==> flow/design.v <==
module ALU(input [31:0] a,b,input [3:0] EXE_CMD,input c,v, output reg [31:0] result, output [3:0] SR);
  reg C,V;
  wire N,Z;
  always@(*)begin
    result=32'b0;
    C=c;
    V=v;
    if(EXE_CMD==4'b0001)
      result=b;
    else if(EXE_CMD==4'b1001)
      result=~b;
    else if(EXE_CMD==4'b0010) begin
      {C,result}=a+b;
      V=(a[31]==b[31])&(a[31]!=result[31]);
    end
    else if(EXE_CMD==4'b0011) begin
      {C,result}=a+b+{31'b0,c};
      V=(a[31]==b[31])&(a[31]!=result[31]);
    end
    else if(EXE_CMD==4'b0100) begin
      {C,result}=a-b;
      V=(a[31]!=b[31])&(a[31]!=result[31]);
    end
    else if(EXE_CMD==4'b0101) begin
      {C,result}=a-b-{31'b0,~c};
      V=(a[31]!=b[31])&(a[31]!=result[31]);
    end
    else if(EXE_CMD==4'b0110)
      result=a&b;
    else if(EXE_CMD==4'b0111)
      result=a|b;
    else if(EXE_CMD==4'b1000)
      result=a^b;
  end
  assign N=result[31];
  assign Z=(result==32'b0);
  assign SR={N,Z,C,V};
endmodule
module ARM(input clk,rst,
           output [31:0] imem_addr,
           input [31:0] imem_rdata,
           output [31:0] dmem_addr,dmem_wdata,
           output dmem_we,
           input [31:0] dmem_rdata);
  wire [3:0] Dest_wb,SR,new_status,src1,src2;
  wire [3:0] ID_Stage_EXE_CMD,ID_Stage_Dest;
  wire [3:0] EXE_Stage_EXE_CMD,EXE_Stage_Dest;
  wire [3:0] MEM_Stage_EXE_CMD,MEM_Stage_Dest;
  wire [11:0] Shift_operand_IN,Shift_operand;
  wire [23:0] Signed_imm_24_IN,Signed_imm_24;
  wire [31:0] ID_Stage_pc,EXE_Stage_pc;
  wire [31:0] IF_Stage_instruction,ID_Stage_instruction_In;
  wire [31:0] Val_Rn_IN,Val_Rm_IN,Val_Rn,Val_Rm,MEM_Stage_Val_Rm;
  wire [31:0] EXE_Stage_ALU_result,MEM_Stage_ALU_result,WB_Stage_ALU_result;
  wire [31:0] BranchAddr;
  wire [31:0] Result_WB;
  wire [31:0] MEM_result,WB_Stage_MEM_result;
  wire [31:0] IF_Stage_pc;
  wire [3:0] SR_cond;
  wire Hazard_Detected,Branch_taken,writeBackEn;
  wire ID_Stage_WB_EN,ID_Stage_MEM_R_EN,ID_Stage_MEM_W_EN,ID_Stage_B,ID_Stage_S;
  wire imm_IN,imm,Two_Src,Rn_is_valid;
  wire EXE_Stage_WB_EN,EXE_Stage_MEM_R_EN,EXE_Stage_MEM_W_EN,EXE_Stage_S;
  wire MEM_Stage_WB_EN,MEM_Stage_MEM_R_EN,MEM_Stage_MEM_W_EN;
  wire WB_Stage_MEM_R_EN;
  assign SR_cond=EXE_Stage_S ? new_status : SR;
  IF_Stage if_stage(.clk(clk),
        .rst(rst),
        .freeze(Hazard_Detected),
        .Branch_taken(Branch_taken),
        .BranchAddr(BranchAddr),
        .imem_rdata(imem_rdata),
        .imem_addr(imem_addr),
        .PC(IF_Stage_pc),
        .Instruction(IF_Stage_instruction));
  IF_Stage_Reg if_stage_reg(.clk(clk),
        .rst(rst),
        .freeze(Hazard_Detected),
        .flush(Branch_taken),
        .PC_in(IF_Stage_pc),
        .Instruction_in(IF_Stage_instruction),
        .PC(ID_Stage_pc),
        .Instruction(ID_Stage_instruction_In));
  ID_Stage id_stage(.clk(clk),
        .rst(rst),
        .Instruction(ID_Stage_instruction_In),
        .Result_WB(Result_WB),
        .writeBackEn(writeBackEn),
        .Dest_wb(Dest_wb),
        .hazard(Hazard_Detected),
        .SR(SR_cond),
        .WB_EN(ID_Stage_WB_EN),
        .MEM_R_EN(ID_Stage_MEM_R_EN),
        .MEM_W_EN(ID_Stage_MEM_W_EN),
        .B(ID_Stage_B),
        .S(ID_Stage_S),
        .EXE_CMD(ID_Stage_EXE_CMD),
        .Val_Rn(Val_Rn_IN),
        .Val_Rm(Val_Rm_IN),
        .imm(imm_IN),
        .Shift_operand(Shift_operand_IN),
        .Signed_imm_24(Signed_imm_24_IN),
        .Dest(ID_Stage_Dest),
        .src1(src1),
        .src2(src2),
        .Two_src(Two_Src),
        .Rn_is_valid(Rn_is_valid));
  ID_Stage_Reg id_stage_reg(.clk(clk),
        .rst(rst),
        .flush(Branch_taken),
        .WB_EN_IN(ID_Stage_WB_EN),
        .MEM_R_EN_IN(ID_Stage_MEM_R_EN),
        .MEM_W_EN_IN(ID_Stage_MEM_W_EN),
        .B_IN(ID_Stage_B),
        .S_IN(ID_Stage_S),
        .EXE_CMD_IN(ID_Stage_EXE_CMD),
        .PC_IN(ID_Stage_pc),
        .Val_Rn_IN(Val_Rn_IN),
        .Val_Rm_IN(Val_Rm_IN),
        .imm_IN(imm_IN),
        .Shift_operand_IN(Shift_operand_IN),
        .Signed_imm_24_IN(Signed_imm_24_IN),
        .Dest_IN(ID_Stage_Dest),
        .WB_EN(EXE_Stage_WB_EN),
        .MEM_R_EN(EXE_Stage_MEM_R_EN),
        .MEM_W_EN(EXE_Stage_MEM_W_EN),
        .B(Branch_taken),
        .S(EXE_Stage_S),
        .EXE_CMD(EXE_Stage_EXE_CMD),
        .PC(EXE_Stage_pc),
        .Val_Rn(Val_Rn),
        .Val_Rm(Val_Rm),
        .imm(imm),
        .Shift_operand(Shift_operand),
        .Signed_imm_24(Signed_imm_24),
        .Dest(EXE_Stage_Dest));
  EXE_Stage exe_stage(.clk(clk),
        .EXE_CMD(EXE_Stage_EXE_CMD),
        .MEM_R_EN(EXE_Stage_MEM_R_EN),
        .MEM_W_EN(EXE_Stage_MEM_W_EN),
        .PC(EXE_Stage_pc),
        .Val_Rn(Val_Rn),
        .Val_Rm(Val_Rm),
        .imm(imm),
        .Shift_operand(Shift_operand),
        .Signed_imm_24(Signed_imm_24),
        .SR(SR),
        .ALU_result(EXE_Stage_ALU_result),
        .Br_addr(BranchAddr),
        .status(new_status));
  EXE_Stage_Reg exe_stage_reg(.clk(clk),
        .rst(rst),
        .WB_en_in(EXE_Stage_WB_EN),
        .MEM_R_EN_in(EXE_Stage_MEM_R_EN),
        .MEM_W_EN_in(EXE_Stage_MEM_W_EN),
        .ALU_result_in(EXE_Stage_ALU_result),
        .ST_val_in(Val_Rm),
        .Dest_in(EXE_Stage_Dest),
        .WB_en(MEM_Stage_WB_EN),
        .MEM_R_EN(MEM_Stage_MEM_R_EN),
        .MEM_W_EN(MEM_Stage_MEM_W_EN),
        .ALU_result(MEM_Stage_ALU_result),
        .ST_val(MEM_Stage_Val_Rm),
        .Dest(MEM_Stage_Dest));
  assign dmem_addr=MEM_Stage_ALU_result;
  assign dmem_wdata=MEM_Stage_Val_Rm;
  assign dmem_we=MEM_Stage_MEM_W_EN;
  assign MEM_result=dmem_rdata;
  MEM_reg mem_reg(.clk(clk),
        .rst(rst),
        .WB_en_in(MEM_Stage_WB_EN),
        .MEM_R_en_in(MEM_Stage_MEM_R_EN),
        .ALU_result_in(MEM_Stage_ALU_result),
        .Mem_read_value_in(MEM_result),
        .Dest_in(MEM_Stage_Dest),
        .WB_en(writeBackEn),
        .MEM_R_en(WB_Stage_MEM_R_EN),
        .ALU_result(WB_Stage_ALU_result),
        .Mem_read_value(WB_Stage_MEM_result),
        .Dest(Dest_wb));
  WB_Stage wb_stage(.ALU_result(WB_Stage_ALU_result),
        .MEM_result(WB_Stage_MEM_result),
        .MEM_R_en(WB_Stage_MEM_R_EN),
        .out(Result_WB));
  HazardDetectionUnit hazard_detection_unit(.src1(src1),
        .src2(src2),
        .Two_Src(Two_Src),
        .Rn_is_valid(Rn_is_valid),
        .Exe_Dest(EXE_Stage_Dest),
        .Exe_WB_EN(EXE_Stage_WB_EN),
        .Mem_Dest(MEM_Stage_Dest),
        .Mem_WB_EN(MEM_Stage_WB_EN),
        .Hazard_Detected(Hazard_Detected));
  StatusRegister status_register(.clk(clk),
        .rst(rst),
        .change_status(EXE_Stage_S),
        .status_in(new_status),
        .status_out(SR));
endmodule
module Adder#(parameter n=32)(input [n-1:0] a,b, output [n-1:0] result);
  assign result = a+b;
endmodule
module ConditionCheck(input [3:0] condition,SR,
                      output reg condition_check_result);
  wire n,z,c,v;
  assign {n,z,c,v}=SR;
  always@(*)begin
    condition_check_result=1'b0;
    if(condition==4'd0)
      condition_check_result=z;
    else if(condition==4'd1)
      condition_check_result=!z;
    else if(condition==4'd2)
      condition_check_result=c;
    else if(condition==4'd3)
      condition_check_result=!c;
    else if(condition==4'd4)
      condition_check_result=n;
    else if(condition==4'd5)
      condition_check_result=!n;
    else if(condition==4'd6)
      condition_check_result=v;
    else if(condition==4'd7)
      condition_check_result=!v;
    else if(condition==4'd8)
      condition_check_result=c&!z;
    else if(condition==4'd9)
      condition_check_result=!c|z;
    else if(condition==4'd10)
      condition_check_result=(n==v);
    else if(condition==4'd11)
      condition_check_result=(n!=v);
    else if(condition==4'd12)
      condition_check_result=!z &(n==v);
    else if(condition==4'd13)
      condition_check_result=z|(n!=v);
    else if(condition==4'd14)
      condition_check_result=1'b1;
  end  
endmodule
module ControlUnit(input [1:0] mode,
                   input [3:0] opcode,
                   input s,
                   output reg [3:0] EXE_CMD,
                   output reg memory_read_en,memory_write_en,WB_Enable,B,S,Rn_is_valid);
  always@(*)begin
    EXE_CMD=4'b0000;
    memory_read_en=1'b0;
    memory_write_en=1'b0;
    WB_Enable=1'b0;
    B=1'b0;
    S=1'b0;
    Rn_is_valid=1'b0;
    if(mode==2'b00) begin
      if(opcode==4'b1101) begin  
        EXE_CMD=4'b0001;
        memory_read_en=1'b0;
        memory_write_en=1'b0;
        WB_Enable=1'b1;
        B=1'b0;
        S=s;
        Rn_is_valid=1'b0;
      end
      else if(opcode==4'b1111) begin
        EXE_CMD=4'b1001;
        memory_read_en=1'b0;
        memory_write_en=1'b0;
        WB_Enable=1'b1;
        B=1'b0;
        S=s;
        Rn_is_valid=1'b0;
      end
      else if(opcode==4'b0100) begin
        EXE_CMD=4'b0010;
        memory_read_en=1'b0;
        memory_write_en=1'b0;
        WB_Enable=1'b1;
        B=1'b0;
        S=s;
        Rn_is_valid=1'b1;
      end
      else if(opcode==4'b0101) begin
        EXE_CMD=4'b0011;
        memory_read_en=1'b0;
        memory_write_en=1'b0;
        WB_Enable=1'b1;
        B=1'b0;
        S=s;
        Rn_is_valid=1'b1;
      end
      else if(opcode==4'b0010) begin
        EXE_CMD=4'b0100;
        memory_read_en=1'b0;
        memory_write_en=1'b0;
        WB_Enable=1'b1;
        B=1'b0;
        S=s;
        Rn_is_valid=1'b1;
      end
      else if(opcode==4'b0110) begin
        EXE_CMD=4'b0101;
        memory_read_en=1'b0;
        memory_write_en=1'b0;
        WB_Enable=1'b1;
        B=1'b0;
        S=s;
        Rn_is_valid=1'b1;
      end
      else if(opcode==4'b0000) begin
        EXE_CMD=4'b0110;
        memory_read_en=1'b0;
        memory_write_en=1'b0;
        WB_Enable=1'b1;
        B=1'b0;
        S=s;
        Rn_is_valid=1'b1;
      end
      else if(opcode==4'b1100) begin
        EXE_CMD=4'b0111;
        memory_read_en=1'b0;
        memory_write_en=1'b0;
        WB_Enable=1'b1;
        B=1'b0;
        S=s;
        Rn_is_valid=1'b1;
      end
      else if(opcode==4'b0001) begin
        EXE_CMD=4'b1000;
        memory_read_en=1'b0;
        memory_write_en=1'b0;
        WB_Enable=1'b1;
        B=1'b0;
        S=s;
        Rn_is_valid=1'b1;
      end
      else if(opcode==4'b1010) begin
        EXE_CMD=4'b0100;
        memory_read_en=1'b0;
        memory_write_en=1'b0;
        WB_Enable=1'b0;
        B=1'b0;
        S=1'b1;
        Rn_is_valid=1'b1;
      end
      else if(opcode==4'b1000) begin
        EXE_CMD=4'b0110;
        memory_read_en=1'b0;
        memory_write_en=1'b0;
        WB_Enable=1'b0;
        B=1'b0;
        S=1'b1;
        Rn_is_valid=1'b1;
      end
    end
    else if(mode==2'b01 && opcode==4'b0100) begin
      if(s==1'b1) begin
        EXE_CMD=4'b0010;
        memory_read_en=1'b1;
        memory_write_en=1'b0;
        WB_Enable=1'b1;
        B=1'b0;
        S=1'b0;
        Rn_is_valid=1'b1;
      end
      else if(s==1'b0) begin
        EXE_CMD=4'b0010;
        memory_read_en=1'b0;
        memory_write_en=1'b1;
        WB_Enable=1'b0;
        B=1'b0;
        S=1'b0;
        Rn_is_valid=1'b1;
      end
    end
    else if(mode==2'b10) begin
      memory_read_en=1'b0;
      memory_write_en=1'b0;
      WB_Enable=1'b0;
      B=1'b1;
      S=1'b0;
      Rn_is_valid=1'b0;
    end
  end
endmodule
module EXE_Stage(input clk,
                input [3:0] EXE_CMD,
                input MEM_R_EN,MEM_W_EN,
                input [31:0] PC,Val_Rn,Val_Rm,
                input imm,
                input [11:0] Shift_operand,
                input [23:0] Signed_imm_24,
                input [3:0] SR,
                output [31:0] ALU_result,Br_addr,
                output [3:0] status);
  wire [31:0] alu_b;
  wire [31:0] branch_immediate;
  assign branch_immediate={{8{Signed_imm_24[23]}},Signed_imm_24}<<2;
  wire memory_type_instruction;
  or _or(memory_type_instruction,MEM_R_EN,MEM_W_EN);
  ALU alu(.a(Val_Rn),
        .b(alu_b),
        .EXE_CMD(EXE_CMD),
        .c(SR[1]),
        .v(SR[0]),
        .result(ALU_result),
        .SR(status));
  Shifter shifter(.Val_Rm(Val_Rm),
        .Shift_operand(Shift_operand),
        .imm(imm),
        .memory_type_instruction(memory_type_instruction),
        .alu_b(alu_b));
  Adder #(32) adder(.a(PC),
        .b(branch_immediate),
        .result(Br_addr));
endmodule
module EXE_Stage_Reg(
                input clk,rst,WB_en_in,MEM_R_EN_in,MEM_W_EN_in,
                input [31:0] ALU_result_in,ST_val_in,
                input [3:0] Dest_in,
                output reg WB_en,MEM_R_EN,MEM_W_EN,
                output reg [31:0] ALU_result,ST_val,
                output reg [3:0] Dest);
  always@(posedge clk,posedge rst)begin
    if(rst) begin
      WB_en<=1'b0;
      MEM_R_EN<=1'b0;
      MEM_W_EN<=1'b0;
      ALU_result<=32'd0;
      ST_val<=32'd0;
      Dest<=4'd0;
    end
    else begin
    WB_en<=WB_en_in;
    MEM_R_EN<=MEM_R_EN_in;
    MEM_W_EN<=MEM_W_EN_in;
    ALU_result<=ALU_result_in;
    ST_val<=ST_val_in;
    Dest<=Dest_in; 
    end
  end
endmodule
module HazardDetectionUnit(input [3:0] src1,src2,
                            input Two_Src,Rn_is_valid,
                            input [3:0] Exe_Dest,
                            input Exe_WB_EN,
                            input [3:0] Mem_Dest,
                            input Mem_WB_EN,
                            output Hazard_Detected);
  reg execution_stage_hazard,memory_stage_hazard;
  always@(*) begin
    execution_stage_hazard=1'b0;
    memory_stage_hazard=1'b0;
    if(Exe_WB_EN) begin
      if((src1==Exe_Dest && Rn_is_valid) || (src2==Exe_Dest && Two_Src))
        execution_stage_hazard=1'b1;
    end
    if(Mem_WB_EN) begin
      if((src1==Mem_Dest && Rn_is_valid) || (src2==Mem_Dest && Two_Src))
        memory_stage_hazard=1'b1;
    end
  end
  or _or(Hazard_Detected,execution_stage_hazard,memory_stage_hazard);
endmodule
module ID_Stage(input clk,rst,
                input [31:0] Instruction,Result_WB,
                input writeBackEn,
                input [3:0] Dest_wb,
                input hazard,
                input [3:0] SR,
                output WB_EN,MEM_R_EN,MEM_W_EN,B,S,
                output [3:0] EXE_CMD,
                output [31:0] Val_Rn,Val_Rm,
                output imm,
                output [11:0] Shift_operand,
                output [23:0] Signed_imm_24,
                output [3:0] Dest,src1,src2,
                output Two_src,Rn_is_valid);
    wire [3:0] pre_EXE_CMD;
    wire s,pre_MEM_R_EN,pre_MEM_W_EN,pre_WB_EN,pre_B,pre_S;
    wire condition_check_result,imm_not,control_signal_selector;
    assign Dest=Instruction[15:12];
    assign s=Instruction[20];
    assign imm=Instruction[25];
    assign Shift_operand=Instruction[11:0];
    assign Signed_imm_24=Instruction[23:0];
    assign src1=Instruction[19:16];
    RegisterFile register_file(.clk(clk),
          .rst(rst),
          .src1(src1),
          .src2(src2),
          .Dest_wb(Dest_wb),
          .Result_WB(Result_WB),
          .writeBackEn(writeBackEn),
          .reg1(Val_Rn),
          .reg2(Val_Rm));
    ControlUnit control_unit(.mode(Instruction[27:26]),
          .opcode(Instruction[24:21]),
          .s(s),
          .EXE_CMD(pre_EXE_CMD),
          .memory_read_en(pre_MEM_R_EN),
          .memory_write_en(pre_MEM_W_EN),
          .WB_Enable(pre_WB_EN),
          .B(pre_B),
          .S(pre_S),
          .Rn_is_valid(Rn_is_valid));
    ConditionCheck condition_check(.condition(Instruction[31:28]),
          .SR(SR),
          .condition_check_result(condition_check_result));
    not _not(imm_not,imm);
    or _or(Two_src,imm_not,pre_MEM_W_EN); 
    and _and(control_signal_selector,condition_check_result,!hazard);
    Mux#(4) _mux1(.a(Instruction[3:0]),
          .b(Dest),
          .selector(pre_MEM_W_EN),
          .result(src2));
    Mux#(9) _mux2(.a(9'b000000000),
          .b({pre_EXE_CMD,pre_MEM_R_EN,pre_MEM_W_EN,pre_WB_EN,pre_B,pre_S}),
          .selector(control_signal_selector),
          .result({EXE_CMD,MEM_R_EN,MEM_W_EN,WB_EN,B,S}));
endmodule
module ID_Stage_Reg(input clk,rst,flush,
                input WB_EN_IN,MEM_R_EN_IN,MEM_W_EN_IN,
                input B_IN,S_IN,
                input [3:0] EXE_CMD_IN,
                input [31:0] PC_IN,
                input [31:0] Val_Rn_IN,Val_Rm_IN,
                input imm_IN,
                input [11:0] Shift_operand_IN,
                input [23:0] Signed_imm_24_IN,
                input [3:0] Dest_IN,
                output reg WB_EN,MEM_R_EN,MEM_W_EN,B,S,
                output reg [3:0] EXE_CMD,
                output reg [31:0] PC,
                output reg [31:0] Val_Rn,Val_Rm,
                output reg imm,
                output reg [11:0] Shift_operand,
                output reg [23:0] Signed_imm_24,
                output reg [3:0] Dest);
  always@(posedge clk,posedge rst)begin
    if(rst)begin
      WB_EN<=1'b0;
      MEM_R_EN<=1'b0;
      MEM_W_EN<=1'b0;
      B<=1'b0;
      S<=1'b0;
      EXE_CMD<=4'd0;
      PC<=32'd0;
      Val_Rn<=32'd0;
      Val_Rm<=32'd0;
      imm<=1'b0;
      Shift_operand<=12'd0;
      Signed_imm_24<=24'd0;
      Dest<=4'd0;
    end
    else if(flush)begin
      WB_EN<=1'b0;
      MEM_R_EN<=1'b0;
      MEM_W_EN<=1'b0;
      B<=1'b0;
      S<=1'b0;
      EXE_CMD<=4'd0;
      PC<=32'd0;
      Val_Rn<=32'd0;
      Val_Rm<=32'd0;
      imm<=1'b0;
      Shift_operand<=12'd0;
      Signed_imm_24<=24'd0;
      Dest<=4'd0;
    end
    else begin
      WB_EN<=WB_EN_IN;
      MEM_R_EN<=MEM_R_EN_IN;
      MEM_W_EN<=MEM_W_EN_IN;
      B<=B_IN;
      S<=S_IN;
      EXE_CMD<=EXE_CMD_IN;
      PC<=PC_IN;
      Val_Rn<=Val_Rn_IN;
      Val_Rm<=Val_Rm_IN;
      imm<=imm_IN;
      Shift_operand<=Shift_operand_IN;
      Signed_imm_24<=Signed_imm_24_IN;
      Dest<=Dest_IN;
    end
  end
endmodule
module IF_Stage(input clk,rst,freeze,Branch_taken,
                input [31:0] BranchAddr,
                input [31:0] imem_rdata,
                output [31:0] imem_addr,
                output [31:0] PC,Instruction);
  wire [31:0] buffered_pc;
  assign imem_addr=buffered_pc;
  assign Instruction=imem_rdata;
  PC_Handler pc_handler(.clk(clk),
        .rst(rst),
        .freeze(freeze),
        .Branch_taken(Branch_taken),
        .BranchAddr(BranchAddr),
        .buffered_pc(buffered_pc));
  Adder #(32) adder(.a(buffered_pc),
        .b(32'd4),
        .result(PC));
endmodule
module IF_Stage_Reg(input clk,rst,freeze,flush,
                input [31:0] PC_in,Instruction_in,
                output reg [31:0] PC,Instruction);
  always@(posedge clk,posedge rst)begin
    if(rst) begin
      PC<=32'd0;
      Instruction<=32'd0;
    end
    else if(flush) begin
      PC<=32'd0;
      Instruction<=32'd0;
    end
    else begin
      if(freeze) begin
        PC<=PC;
        Instruction<=Instruction;
      end
      else begin
        PC<=PC_in;
        Instruction<=Instruction_in;
      end
    end
  end
endmodule
module MEM_reg(input clk,rst,WB_en_in,MEM_R_en_in,
               input [31:0] ALU_result_in, Mem_read_value_in,
               input [3:0] Dest_in,
               output reg WB_en,MEM_R_en,
               output reg [31:0] ALU_result,Mem_read_value,
               output reg [3:0] Dest);
  always@(posedge clk,posedge rst)begin
    if(rst) begin
      WB_en<=1'b0;
      MEM_R_en<=1'b0;
      Dest<=4'd0;
      ALU_result<=32'd0;
      Mem_read_value<=32'd0;
    end
    else begin
    WB_en<=WB_en_in;
    MEM_R_en<=MEM_R_en_in;
    Dest<=Dest_in;
    ALU_result<=ALU_result_in;
    Mem_read_value<=Mem_read_value_in;
    end
  end
endmodule
module Mux#(parameter n=9)(input [n-1:0] a,b,input selector,output [n-1:0]result);
  assign result = selector?b:a;
endmodule
module PC_Handler(input clk,rst,freeze,Branch_taken,
                  input [31:0] BranchAddr,
                  output [31:0] buffered_pc);
  reg [31:0] pc;
  always@(posedge clk,posedge rst)begin
    if(rst) begin
      pc<=32'b0;
    end
    else if(Branch_taken)
      pc<=BranchAddr;
    else begin
      if(freeze)
        pc<=pc;
      else
        pc<=pc+32'd4;
    end
  end
  assign buffered_pc=pc;
endmodule
module RegisterFile(input clk,rst,
                    input [3:0] src1,src2,Dest_wb,
                    input [31:0] Result_WB,
                    input writeBackEn,
                    output [31:0] reg1,reg2);
  reg [31:0] registers[0:14];
  integer i;
  always@(posedge clk,posedge rst)begin
    if(rst) begin
      for(i=0;i<15;i=i+1)
        registers[i]<=i;
    end
    else if(writeBackEn && Dest_wb!=4'd15)
      registers[Dest_wb]<=Result_WB;
  end
  assign reg1=(src1==4'd15) ? 32'd0 :
              (writeBackEn && Dest_wb==src1) ? Result_WB : registers[src1];
  assign reg2=(src2==4'd15) ? 32'd0 :
              (writeBackEn && Dest_wb==src2) ? Result_WB : registers[src2];
endmodule
module Shifter(input [31:0] Val_Rm,
               input [11:0] Shift_operand,
               input imm,memory_type_instruction,
               output reg [31:0] alu_b);
  reg [4:0] rotate_imm;
  reg [39:0] immed,first_pre_value;
  reg [63:0] second_pre_value;
  always@(*)begin
    alu_b=Val_Rm;
    rotate_imm=5'b0;
    first_pre_value=40'b0;
    second_pre_value=64'b0;
    if(memory_type_instruction)
      alu_b={{20{Shift_operand[11]}},Shift_operand};
    else if(imm) begin
      rotate_imm={Shift_operand[11:8],1'b0};
      first_pre_value = {Shift_operand[7:0],24'b000000000000000000000000,Shift_operand[7:0]}>>rotate_imm;
      alu_b=first_pre_value[31:0];
    end
    else if(Shift_operand[4]==0) begin
      if(Shift_operand[6:5]==2'b00)
        alu_b=Val_Rm<<Shift_operand[11:7];
      if(Shift_operand[6:5]==2'b01)
        alu_b=Val_Rm>>Shift_operand[11:7];
      if(Shift_operand[6:5]==2'b10)
        alu_b=$signed(Val_Rm)>>>Shift_operand[11:7];
      if(Shift_operand[6:5]==2'b11) begin
        second_pre_value={Val_Rm,Val_Rm}>>Shift_operand[11:7];
        alu_b=second_pre_value[31:0];
      end
    end
  end 
endmodule
module StatusRegister(input clk,rst,change_status,
                      input [3:0] status_in,
                      output reg [3:0] status_out);
  always@(posedge clk,posedge rst)begin
    if(rst)
	    status_out<=4'b0000;
    else if(change_status)
      status_out<=status_in;
  end
endmodule
module WB_Stage(input [31:0] ALU_result,MEM_result,
                input MEM_R_en,
                output [31:0] out);
  Mux #(32) _mux(.a(ALU_result),
        .b(MEM_result),
        .selector(MEM_R_en),
        .result(out));
endmodule
# ---- Reports on ARM
# Module ARM before and after one edit of its RTL, step after step.
# "before" refers to lines of the RTL above, "after" to lines of the edited file.
# "change": "after" minus "before" as printed here. "change_rel_pct": 100 x difference / "before".
# Not given: n/a
dict set report inputs {
  top_module {ARM}
  clk_port {clk}
  cell_library {sky130hd}
  lib_corner {tt_025C_1v80}
}

# ---- The edit
# Unified diff, file above to edited file.
# This change comes from a script, not from a designer. The edited design behaves differently; no optimisation was intended.
# begin of diff
@@ -639,5 +639,4 @@
       Dest<=4'd0;
       ALU_result<=32'd0;
-      Mem_read_value<=32'd0;
     end
     else begin
@@ -646,7 +645,7 @@
     Dest<=Dest_in;
     ALU_result<=ALU_result_in;
-    Mem_read_value<=Mem_read_value_in;
-    end
-  end
+    end
+  end
+  always @(*) Mem_read_value = Mem_read_value_in;
 endmodule
 module Mux#(parameter n=9)(input [n-1:0] a,b,input selector,output [n-1:0]result);
# end of diff

# ---- Elaborated design
# Counts by Yosys on the flattened word-level netlist (proc, flatten, opt, wreduce). Print and check cells are left out. Cells with the same type and inputs are merged into one.
# element before after change change_rel_pct
set bits {}
lappend bits {regBits 867 835 -32 -3.69}
lappend bits {inputBits 66 66 0 0.00}
lappend bits {wordCells 338 337 -1 -0.30}
# element before after change change_rel_pct
set op_classes {}
lappend op_classes {n_addsub 6 6 0 0.00}
lappend op_classes {equal 98 98 0 0.00}
lappend op_classes {n_shift 5 5 0 0.00}
lappend op_classes {n_mux 130 130 0 0.00}
lappend op_classes {n_logic 18 18 0 0.00}
lappend op_classes {reduce_logical 38 38 0 0.00}
# Unchanged operator kinds not shown: 45.

# ---- Longest topological paths
# Depth = most cells in a row (Yosys ltp): at word level without a register or memory, in the mapped netlist without a sequential cell, where the memories' decode and read muxes count.
# element before after change change_rel_pct
set logic_depth {}
lappend logic_depth {ltp_word 39 39 0 0.00}
lappend logic_depth {ABC_AREA 0 0 n/a n/a}
lappend logic_depth {mapped_depth 35 34 -1 -2.86}
lappend logic_depth {ltp_nobuf 28 28 0 0.00}

# ---- Netlist
# Yosys stat after the flow's synthesis: flattened, memories mapped to cells. It holds for the ABC_AREA given above (unset counts as 0); a run with the other value may have another netlist.
# element before after change change_rel_pct
set synth_totals {}
lappend synth_totals {mapped_cells 6191 6137 -54 -0.87}
lappend synth_totals {synth_area_um2 53911.7 53040.9 -870.8 -1.62}
lappend synth_totals {flip_flops 851 819 -32 -3.76}
lappend synth_totals {buffers 508 499 -9 -1.77}
# cell_type before after change change_rel_pct
set types {}
lappend types {sky130_fd_sc_hd__a21oi_1 642 549 -93 -14.49}
lappend types {sky130_fd_sc_hd__mux2i_1 115 190 75 65.22}
lappend types {sky130_fd_sc_hd__nand2_1 555 495 -60 -10.81}
lappend types {sky130_fd_sc_hd__nor2_1 685 733 48 7.01}
lappend types {sky130_fd_sc_hd__a211oi_1 49 97 48 97.96}
lappend types {sky130_fd_sc_hd__dfrtp_1 823 791 -32 -3.89}
lappend types {sky130_fd_sc_hd__o21ai_0 385 354 -31 -8.05}
lappend types {sky130_fd_sc_hd__mux4_2 63 41 -22 -34.92}
lappend types {sky130_fd_sc_hd__o31ai_1 20 41 21 105.00}
lappend types {sky130_fd_sc_hd__a221oi_1 32 52 20 62.50}
lappend types {sky130_fd_sc_hd__nand4_1 102 85 -17 -16.67}
lappend types {sky130_fd_sc_hd__clkbuf_1 412 427 15 3.64}
lappend types {sky130_fd_sc_hd__o22ai_1 102 87 -15 -14.71}
lappend types {sky130_fd_sc_hd__a22o_1 11 26 15 136.36}
lappend types {sky130_fd_sc_hd__nor3_1 102 116 14 13.73}
lappend types {sky130_fd_sc_hd__nor4_1 46 60 14 30.43}
lappend types {sky130_fd_sc_hd__a22oi_1 337 325 -12 -3.56}
lappend types {sky130_fd_sc_hd__o211ai_1 46 58 12 26.09}
# Unchanged cell types not shown: 20.
# The list need not be complete.
# By module: a second synthesis without flattening, with its own total; a netlist apart from the flattened one above.
# element before after change change_rel_pct
set hier_totals {}
lappend hier_totals {cells_unflattened 6392 6392 0 0.00}
lappend hier_totals {area_unflattened_um2 62138.3 61577.8 -560.5 -0.90}
# Rows give one instance, submodules left out.
# module n_inst cells area_um2 mod_seq_area_um2
set modules_before {}
lappend modules_before {RegisterFile 1 2513 27520.1 12046.6}
lappend modules_before {ALU 1 1374 8928.6 0.0}
lappend modules_before {Shifter 1 932 7358.3 0.0}
lappend modules_before {ID_Stage_Reg 1 309 4650.7 3653.5}
lappend modules_before {{Adder #(n=32)} 2 241 1744.2 0.0}
lappend modules_before {IF_Stage_Reg 1 207 2621.3 1601.5}
lappend modules_before {PC_Handler 1 200 1851.8 800.8}
lappend modules_before {EXE_Stage_Reg 1 72 1780.5 1776.7}
lappend modules_before {MEM_reg 1 71 1755.4 1751.7}
lappend modules_before {{Mux #(n=32)} 1 36 544.3 0.0}
lappend modules_before {ID_Stage 1 48 361.6 0.0}
lappend modules_before {ControlUnit 1 37 266.5 0.0}
lappend modules_before {IF_Stage 1 34 247.7 0.0}
lappend modules_before {HazardDetectionUnit 1 25 191.4 0.0}
# before: Modules not listed: 7.
# module n_inst cells area_um2 mod_seq_area_um2
set modules_after {}
lappend modules_after {RegisterFile 1 2513 27520.1 12046.6}
lappend modules_after {ALU 1 1374 8928.6 0.0}
lappend modules_after {Shifter 1 932 7358.3 0.0}
lappend modules_after {ID_Stage_Reg 1 309 4650.7 3653.5}
lappend modules_after {{Adder #(n=32)} 2 241 1744.2 0.0}
lappend modules_after {IF_Stage_Reg 1 207 2621.3 1601.5}
lappend modules_after {PC_Handler 1 200 1851.8 800.8}
lappend modules_after {EXE_Stage_Reg 1 72 1780.5 1776.7}
lappend modules_after {MEM_reg 1 71 1194.9 950.9}
lappend modules_after {{Mux #(n=32)} 1 36 544.3 0.0}
lappend modules_after {ID_Stage 1 48 361.6 0.0}
lappend modules_after {ControlUnit 1 37 266.5 0.0}
lappend modules_after {IF_Stage 1 34 247.7 0.0}
lappend modules_after {HazardDetectionUnit 1 25 191.4 0.0}
# after: Modules not listed: 7.

# ---- Timing after synthesis
# Path of least setup slack by OpenSTA after synthesis, without wires, with an ideal clock, recovery checks aside; 20% of the period is set as input and as output delay. Where synthesis merged equal registers, the netlist keeps one of their names.
# element before after change change_rel_pct
set synth_timing {}
lappend synth_timing {kind {register to register} {register to register} n/a n/a}
lappend synth_timing {from {register id_stage_reg.Shift_operand[8]} {register id_stage_reg.Shift_operand[7]} n/a n/a}
lappend synth_timing {to {register id_stage_reg.EXE_CMD[3]} {register id_stage_reg.S} n/a n/a}
lappend synth_timing {tclk_ps 12000 12000 0 0.00}
lappend synth_timing {setup_ps 111 121 10 n/a}
lappend synth_timing {arrival_ps 7469 8265 796 10.66}
lappend synth_timing {setup_slack_ps 4420 3614 -806 n/a}
lappend synth_timing {delay_ps 7580 8386 806 10.63}
lappend synth_timing {driving_pins 29 30 1 3.45}
lappend synth_timing {synth_period_reached_ps 7580 8386 806 10.63}
# "delay_ps" is the arrival time less input delay plus setup time.
# "driving_pins" counts driving pins, that of a launching flip-flop among them; a cell with two outputs on the path counts twice.
# "synth_period_reached_ps" is the clock period less the worst setup slack; recovery checks do not enter. This is arithmetic on one report: input and output delays are still those of the set period (20% each).
# Between the ends stands the longest chain of elaborated cells between them, by number of cells; it is not shown to be the way that was timed. Of several equally long chains one is given.
# Each line given opens the expression or statement behind the cell; cells for indexed reads and writes are added by Yosys, which also makes memories of some case tables.
# A register here has more assigning lines than the two given.
dict set report synth_via_before {
  cell_sequence {sky130_fd_sc_hd__dfrtp_1 -> sky130_fd_sc_hd__buf_2 -> sky130_fd_sc_hd__buf_1 -> sky130_fd_sc_hd__clkbuf_1 -> sky130_fd_sc_hd__clkbuf_1 -> sky130_fd_sc_hd__mux4_2 -> sky130_fd_sc_hd__and2_1 -> sky130_fd_sc_hd__a2111o_1 -> sky130_fd_sc_hd__a211o_1 -> sky130_fd_sc_hd__o31a_1 -> sky130_fd_sc_hd__ha_1 -> sky130_fd_sc_hd__a211oi_2 -> sky130_fd_sc_hd__o21ai_2 -> sky130_fd_sc_hd__o31ai_4 -> sky130_fd_sc_hd__o21bai_1 -> sky130_fd_sc_hd__a31o_2 -> sky130_fd_sc_hd__a21o_1 -> sky130_fd_sc_hd__or3_1 -> sky130_fd_sc_hd__or3_1 -> sky130_fd_sc_hd__clkbuf_1 -> sky130_fd_sc_hd__or4_1 -> sky130_fd_sc_hd__a21oi_1 -> sky130_fd_sc_hd__nor3_1 -> sky130_fd_sc_hd__a21oi_1 -> sky130_fd_sc_hd__nand2_1 -> sky130_fd_sc_hd__xnor2_1 -> sky130_fd_sc_hd__a2111oi_0 -> sky130_fd_sc_hd__o31ai_2 -> sky130_fd_sc_hd__a2111oi_2}
  cone_cells 80
  cone_classes {add/sub (4); eq/ne (8); shift (5); mux (45); logic (13); reduce/logical (5)}
}
# element line
set synth_lines_before {}
lappend synth_lines_before {{start: declaration} 536} ;# output reg [11:0] Shift_operand,
lappend synth_lines_before {{start: assignment} 551} ;# Shift_operand<=12'd0;
lappend synth_lines_before {{start: assignment} 581} ;# Shift_operand<=Shift_operand_IN;
lappend synth_lines_before {{end: assignment} 546} ;# EXE_CMD<=4'd0;
lappend synth_lines_before {{end: assignment} 561} ;# EXE_CMD<=4'd0;
lappend synth_lines_before {{end: declaration} 532} ;# output reg [3:0] EXE_CMD,
# before: No chain of elaborated cells between the ends is given.
dict set report synth_via_after {
  cell_sequence {sky130_fd_sc_hd__dfrtp_1 -> sky130_fd_sc_hd__buf_2 -> sky130_fd_sc_hd__buf_2 -> sky130_fd_sc_hd__buf_2 -> sky130_fd_sc_hd__buf_2 -> sky130_fd_sc_hd__buf_2 -> sky130_fd_sc_hd__mux4_2 -> sky130_fd_sc_hd__a2111oi_0 -> sky130_fd_sc_hd__o211ai_1 -> sky130_fd_sc_hd__a311oi_1 -> sky130_fd_sc_hd__nor3_1 -> sky130_fd_sc_hd__and2_1 -> sky130_fd_sc_hd__fa_1 -> sky130_fd_sc_hd__a21o_1 -> sky130_fd_sc_hd__a221oi_1 -> sky130_fd_sc_hd__o21ai_1 -> sky130_fd_sc_hd__xnor2_1 -> sky130_fd_sc_hd__or4_1 -> sky130_fd_sc_hd__nor4_4 -> sky130_fd_sc_hd__nor4b_4 -> sky130_fd_sc_hd__nand2_1 -> sky130_fd_sc_hd__xnor2_1 -> sky130_fd_sc_hd__a211o_1 -> sky130_fd_sc_hd__or4_1 -> sky130_fd_sc_hd__or4b_1 -> sky130_fd_sc_hd__nor4b_2 -> sky130_fd_sc_hd__a211o_1 -> sky130_fd_sc_hd__mux2_4 -> sky130_fd_sc_hd__a41oi_4 -> sky130_fd_sc_hd__and4bb_1}
  elab_chain_len 38
  cone_cells 80
  cone_classes {add/sub (4); eq/ne (8); shift (5); mux (45); logic (13); reduce/logical (5)}
}
# element line
set synth_lines_after {}
lappend synth_lines_after {{start: declaration} 536} ;# output reg [11:0] Shift_operand,
lappend synth_lines_after {{start: assignment} 551} ;# Shift_operand<=12'd0;
lappend synth_lines_after {{start: assignment} 581} ;# Shift_operand<=Shift_operand_IN;
lappend synth_lines_after {{left shift 32 x 5 -> 32 bit} 714} ;# alu_b=Val_Rm<<Shift_operand[11:7];
lappend synth_lines_after {{two-way mux 32 bit} 713} ;# if(Shift_operand[6:5]==2'b00)
lappend synth_lines_after {{two-way mux 32 bit} 715} ;# if(Shift_operand[6:5]==2'b01)
lappend synth_lines_after {{two-way mux 32 bit} 717} ;# if(Shift_operand[6:5]==2'b10)
lappend synth_lines_after {{two-way mux 32 bit} 719} ;# if(Shift_operand[6:5]==2'b11) begin
lappend synth_lines_after {{two-way mux 32 bit} 712} ;# else if(Shift_operand[4]==0) begin
lappend synth_lines_after {{two-way mux 32 bit} 707} ;# else if(imm) begin
lappend synth_lines_after {{[24 not listed]} n/a}
lappend synth_lines_after {{two-way mux 1 bit} 215} ;# else if(condition==4'd3)
lappend synth_lines_after {{two-way mux 1 bit} 213} ;# else if(condition==4'd2)
lappend synth_lines_after {{two-way mux 1 bit} 211} ;# else if(condition==4'd1)
lappend synth_lines_after {{two-way mux 1 bit} 209} ;# if(condition==4'd0)
lappend synth_lines_after {{bitwise AND 1 bit} 511} ;# and _and(control_signal_selector,condition_check_result,!hazard);
lappend synth_lines_after {{two-way mux 9 bit} 652} ;# assign result = selector?b:a;
lappend synth_lines_after {{two-way mux 1 bit} 555} ;# else if(flush)begin
lappend synth_lines_after {{end: assignment} 545} ;# S<=1'b0;
lappend synth_lines_after {{end: assignment} 560} ;# S<=1'b0;
lappend synth_lines_after {{end: declaration} 531} ;# output reg WB_EN,MEM_R_EN,MEM_W_EN,B,S,

# ---- Timing after layout
# From the final timing report of the runs of pair 1: the path of least setup slack in the routed layout; clock arrival at registers is part of the times.
# The path's times are printed in steps of 10 ps; the period is the one set.
# element before after change change_rel_pct
set layout_timing {}
lappend layout_timing {kind {register to register} {register to register} n/a n/a}
lappend layout_timing {from {register id_stage_reg.Shift_operand[7]} {register id_stage_reg.Shift_operand[7]} n/a n/a}
lappend layout_timing {to {register id_stage_reg.EXE_CMD[3]} {register id_stage_reg.EXE_CMD[1]} n/a n/a}
lappend layout_timing {tclk_ps 10700 10700 0 0.00}
lappend layout_timing {setup_ps 110 90 -20 n/a}
lappend layout_timing {arrival_ps 10900 10520 -380 -3.49}
lappend layout_timing {setup_slack_ps 410 790 380 n/a}
lappend layout_timing {driving_pins 27 33 6 22.22}
# Between the ends stands the longest chain of elaborated cells between them, by number of cells; it is not shown to be the way that was timed. Of several equally long chains one is given.
# A register here has more assigning lines than the two given.
dict set report layout_via_before {
  cell_sequence {sky130_fd_sc_hd__dfrtp_4 -> sky130_fd_sc_hd__mux2_2 -> sky130_fd_sc_hd__mux4_2 -> sky130_fd_sc_hd__a221oi_2 -> sky130_fd_sc_hd__o21ai_1 -> sky130_fd_sc_hd__o311ai_1 -> sky130_fd_sc_hd__nand2_1 -> sky130_fd_sc_hd__ha_1 -> sky130_fd_sc_hd__fa_1 -> sky130_fd_sc_hd__o21bai_2 -> sky130_fd_sc_hd__nor3_1 -> sky130_fd_sc_hd__o41ai_1 -> sky130_fd_sc_hd__or4b_4 -> sky130_fd_sc_hd__nor4_1 -> sky130_fd_sc_hd__o21a_1 -> sky130_fd_sc_hd__a221o_1 -> sky130_fd_sc_hd__o221ai_1 -> sky130_fd_sc_hd__a2111oi_0 -> sky130_fd_sc_hd__nand4b_1 -> sky130_fd_sc_hd__nor4_1 -> sky130_fd_sc_hd__and4_1 -> sky130_fd_sc_hd__nand2_1 -> sky130_fd_sc_hd__o21ai_1 -> sky130_fd_sc_hd__o31a_1 -> sky130_fd_sc_hd__o31ai_2 -> sky130_fd_sc_hd__buf_4 -> sky130_fd_sc_hd__a2111oi_2}
  elab_chain_len 38
  cone_cells 80
  cone_classes {add/sub (4); eq/ne (8); shift (5); mux (45); logic (13); reduce/logical (5)}
}
# element line
set layout_lines_before {}
lappend layout_lines_before {{start: declaration} 536} ;# output reg [11:0] Shift_operand,
lappend layout_lines_before {{start: assignment} 551} ;# Shift_operand<=12'd0;
lappend layout_lines_before {{start: assignment} 581} ;# Shift_operand<=Shift_operand_IN;
lappend layout_lines_before {{left shift 32 x 5 -> 32 bit} 715} ;# alu_b=Val_Rm<<Shift_operand[11:7];
lappend layout_lines_before {{two-way mux 32 bit} 714} ;# if(Shift_operand[6:5]==2'b00)
lappend layout_lines_before {{two-way mux 32 bit} 716} ;# if(Shift_operand[6:5]==2'b01)
lappend layout_lines_before {{two-way mux 32 bit} 718} ;# if(Shift_operand[6:5]==2'b10)
lappend layout_lines_before {{two-way mux 32 bit} 720} ;# if(Shift_operand[6:5]==2'b11) begin
lappend layout_lines_before {{two-way mux 32 bit} 713} ;# else if(Shift_operand[4]==0) begin
lappend layout_lines_before {{two-way mux 32 bit} 708} ;# else if(imm) begin
lappend layout_lines_before {{[24 not listed]} n/a}
lappend layout_lines_before {{two-way mux 1 bit} 215} ;# else if(condition==4'd3)
lappend layout_lines_before {{two-way mux 1 bit} 213} ;# else if(condition==4'd2)
lappend layout_lines_before {{two-way mux 1 bit} 211} ;# else if(condition==4'd1)
lappend layout_lines_before {{two-way mux 1 bit} 209} ;# if(condition==4'd0)
lappend layout_lines_before {{bitwise AND 1 bit} 511} ;# and _and(control_signal_selector,condition_check_result,!hazard);
lappend layout_lines_before {{two-way mux 9 bit} 653} ;# assign result = selector?b:a;
lappend layout_lines_before {{two-way mux 4 bit} 555} ;# else if(flush)begin
lappend layout_lines_before {{end: assignment} 546} ;# EXE_CMD<=4'd0;
lappend layout_lines_before {{end: assignment} 561} ;# EXE_CMD<=4'd0;
lappend layout_lines_before {{end: declaration} 532} ;# output reg [3:0] EXE_CMD,
dict set report layout_via_after {
  cell_sequence {sky130_fd_sc_hd__dfrtp_4 -> sky130_fd_sc_hd__buf_4 -> sky130_fd_sc_hd__mux2_2 -> sky130_fd_sc_hd__a22oi_1 -> sky130_fd_sc_hd__mux2i_1 -> sky130_fd_sc_hd__mux2_2 -> sky130_fd_sc_hd__a32o_1 -> sky130_fd_sc_hd__a211o_1 -> sky130_fd_sc_hd__a41oi_1 -> sky130_fd_sc_hd__buf_4 -> sky130_fd_sc_hd__ha_1 -> sky130_fd_sc_hd__a21oi_1 -> sky130_fd_sc_hd__o31ai_1 -> sky130_fd_sc_hd__or3_1 -> sky130_fd_sc_hd__or3b_2 -> sky130_fd_sc_hd__o211ai_1 -> sky130_fd_sc_hd__nand3_1 -> sky130_fd_sc_hd__buf_4 -> sky130_fd_sc_hd__nor4_1 -> sky130_fd_sc_hd__buf_4 -> sky130_fd_sc_hd__nand2_1 -> sky130_fd_sc_hd__o21ai_0 -> sky130_fd_sc_hd__a31oi_1 -> sky130_fd_sc_hd__nor4_1 -> sky130_fd_sc_hd__nand4_1 -> sky130_fd_sc_hd__nor4_1 -> sky130_fd_sc_hd__buf_4 -> sky130_fd_sc_hd__o21ai_0 -> sky130_fd_sc_hd__a311oi_1 -> sky130_fd_sc_hd__buf_4 -> sky130_fd_sc_hd__a41oi_4 -> sky130_fd_sc_hd__buf_4 -> sky130_fd_sc_hd__nor4_2}
  elab_chain_len 38
  cone_cells 80
  cone_classes {add/sub (4); eq/ne (8); shift (5); mux (45); logic (13); reduce/logical (5)}
}
# element line
set layout_lines_after {}
lappend layout_lines_after {{start: declaration} 536} ;# output reg [11:0] Shift_operand,
lappend layout_lines_after {{start: assignment} 551} ;# Shift_operand<=12'd0;
lappend layout_lines_after {{start: assignment} 581} ;# Shift_operand<=Shift_operand_IN;
lappend layout_lines_after {{left shift 32 x 5 -> 32 bit} 714} ;# alu_b=Val_Rm<<Shift_operand[11:7];
lappend layout_lines_after {{two-way mux 32 bit} 713} ;# if(Shift_operand[6:5]==2'b00)
lappend layout_lines_after {{two-way mux 32 bit} 715} ;# if(Shift_operand[6:5]==2'b01)
lappend layout_lines_after {{two-way mux 32 bit} 717} ;# if(Shift_operand[6:5]==2'b10)
lappend layout_lines_after {{two-way mux 32 bit} 719} ;# if(Shift_operand[6:5]==2'b11) begin
lappend layout_lines_after {{two-way mux 32 bit} 712} ;# else if(Shift_operand[4]==0) begin
lappend layout_lines_after {{two-way mux 32 bit} 707} ;# else if(imm) begin
lappend layout_lines_after {{[24 not listed]} n/a}
lappend layout_lines_after {{two-way mux 1 bit} 215} ;# else if(condition==4'd3)
lappend layout_lines_after {{two-way mux 1 bit} 213} ;# else if(condition==4'd2)
lappend layout_lines_after {{two-way mux 1 bit} 211} ;# else if(condition==4'd1)
lappend layout_lines_after {{two-way mux 1 bit} 209} ;# if(condition==4'd0)
lappend layout_lines_after {{bitwise AND 1 bit} 511} ;# and _and(control_signal_selector,condition_check_result,!hazard);
lappend layout_lines_after {{two-way mux 9 bit} 652} ;# assign result = selector?b:a;
lappend layout_lines_after {{two-way mux 4 bit} 555} ;# else if(flush)begin
lappend layout_lines_after {{end: assignment} 546} ;# EXE_CMD<=4'd0;
lappend layout_lines_after {{end: assignment} 561} ;# EXE_CMD<=4'd0;
lappend layout_lines_after {{end: declaration} 532} ;# output reg [3:0] EXE_CMD,

# ---- Layout results
# Runs of the flow (Yosys, OpenROAD) on both versions; the two runs of a pair have the same settings. The constraints put input and output delay at 20% of the set period each and load the outputs with 0.01 pF.
dict set report settings_pair_1 {
  CORE_UTILIZATION 40
  PLACE_DENSITY 0.6
  period_ns 10.7
  CAP_MARGIN 20
  CORE_MARGIN 2
  SLEW_MARGIN 20
}
# element before after change change_rel_pct
set results_pair_1 {}
lappend results_pair_1 {post_synth_area_um2 53911.7 53040.9 -870.8 -1.62}
lappend results_pair_1 {design.die.area_um2 137730.0 135531.0 -2199.0 -1.60}
lappend results_pair_1 {final_cell_area_um2 61305.0 61529.0 224.0 0.37}
lappend results_pair_1 {util_pct 45.9 46.8 0.9 n/a}
lappend results_pair_1 {final_setup_ws_ps 409 790 381 n/a}
lappend results_pair_1 {setupTns_ps 0 0 0 n/a}
lappend results_pair_1 {total_power_mw 23.691 25.730 2.039 8.61}
lappend results_pair_1 {achieved_period_ps 10291 9910 -381 -3.70}
dict set report settings_pair_2 {
  CAP_MARGIN 15
  CORE_MARGIN 5
  CORE_UTILIZATION 29
  CTS_CLUSTER_SIZE 13
  GPL_ROUTABILITY_DRIVEN 1
  PLACE_DENSITY_LB_ADDON 0.08
  SETUP_SLACK_MARGIN 2.11
  SLEW_MARGIN 10
  TNS_END_PERCENT 20
  period_ns 9.68
}
# element before after change change_rel_pct
set results_pair_2 {}
lappend results_pair_2 {post_synth_area_um2 53911.7 53040.9 -870.8 -1.62}
lappend results_pair_2 {design.die.area_um2 194627.0 191551.0 -3076.0 -1.58}
lappend results_pair_2 {final_cell_area_um2 65606.7 66891.7 1285.0 1.96}
lappend results_pair_2 {util_pct 35.4 36.7 1.3 n/a}
lappend results_pair_2 {final_setup_ws_ps 1577 1205 -372 n/a}
lappend results_pair_2 {setupTns_ps 0 0 0 n/a}
lappend results_pair_2 {total_power_mw 29.350 32.132 2.782 9.48}
lappend results_pair_2 {achieved_period_ps 8103 8475 372 4.59}
# By "achieved_period_ps" is meant the clock period of the run minus its worst setup slack. This is arithmetic on one report: input and output delays are still those of the set period (20% each).
# "total_power_mw" rests on the timing tool's default activity at the inputs, not on a simulated workload.
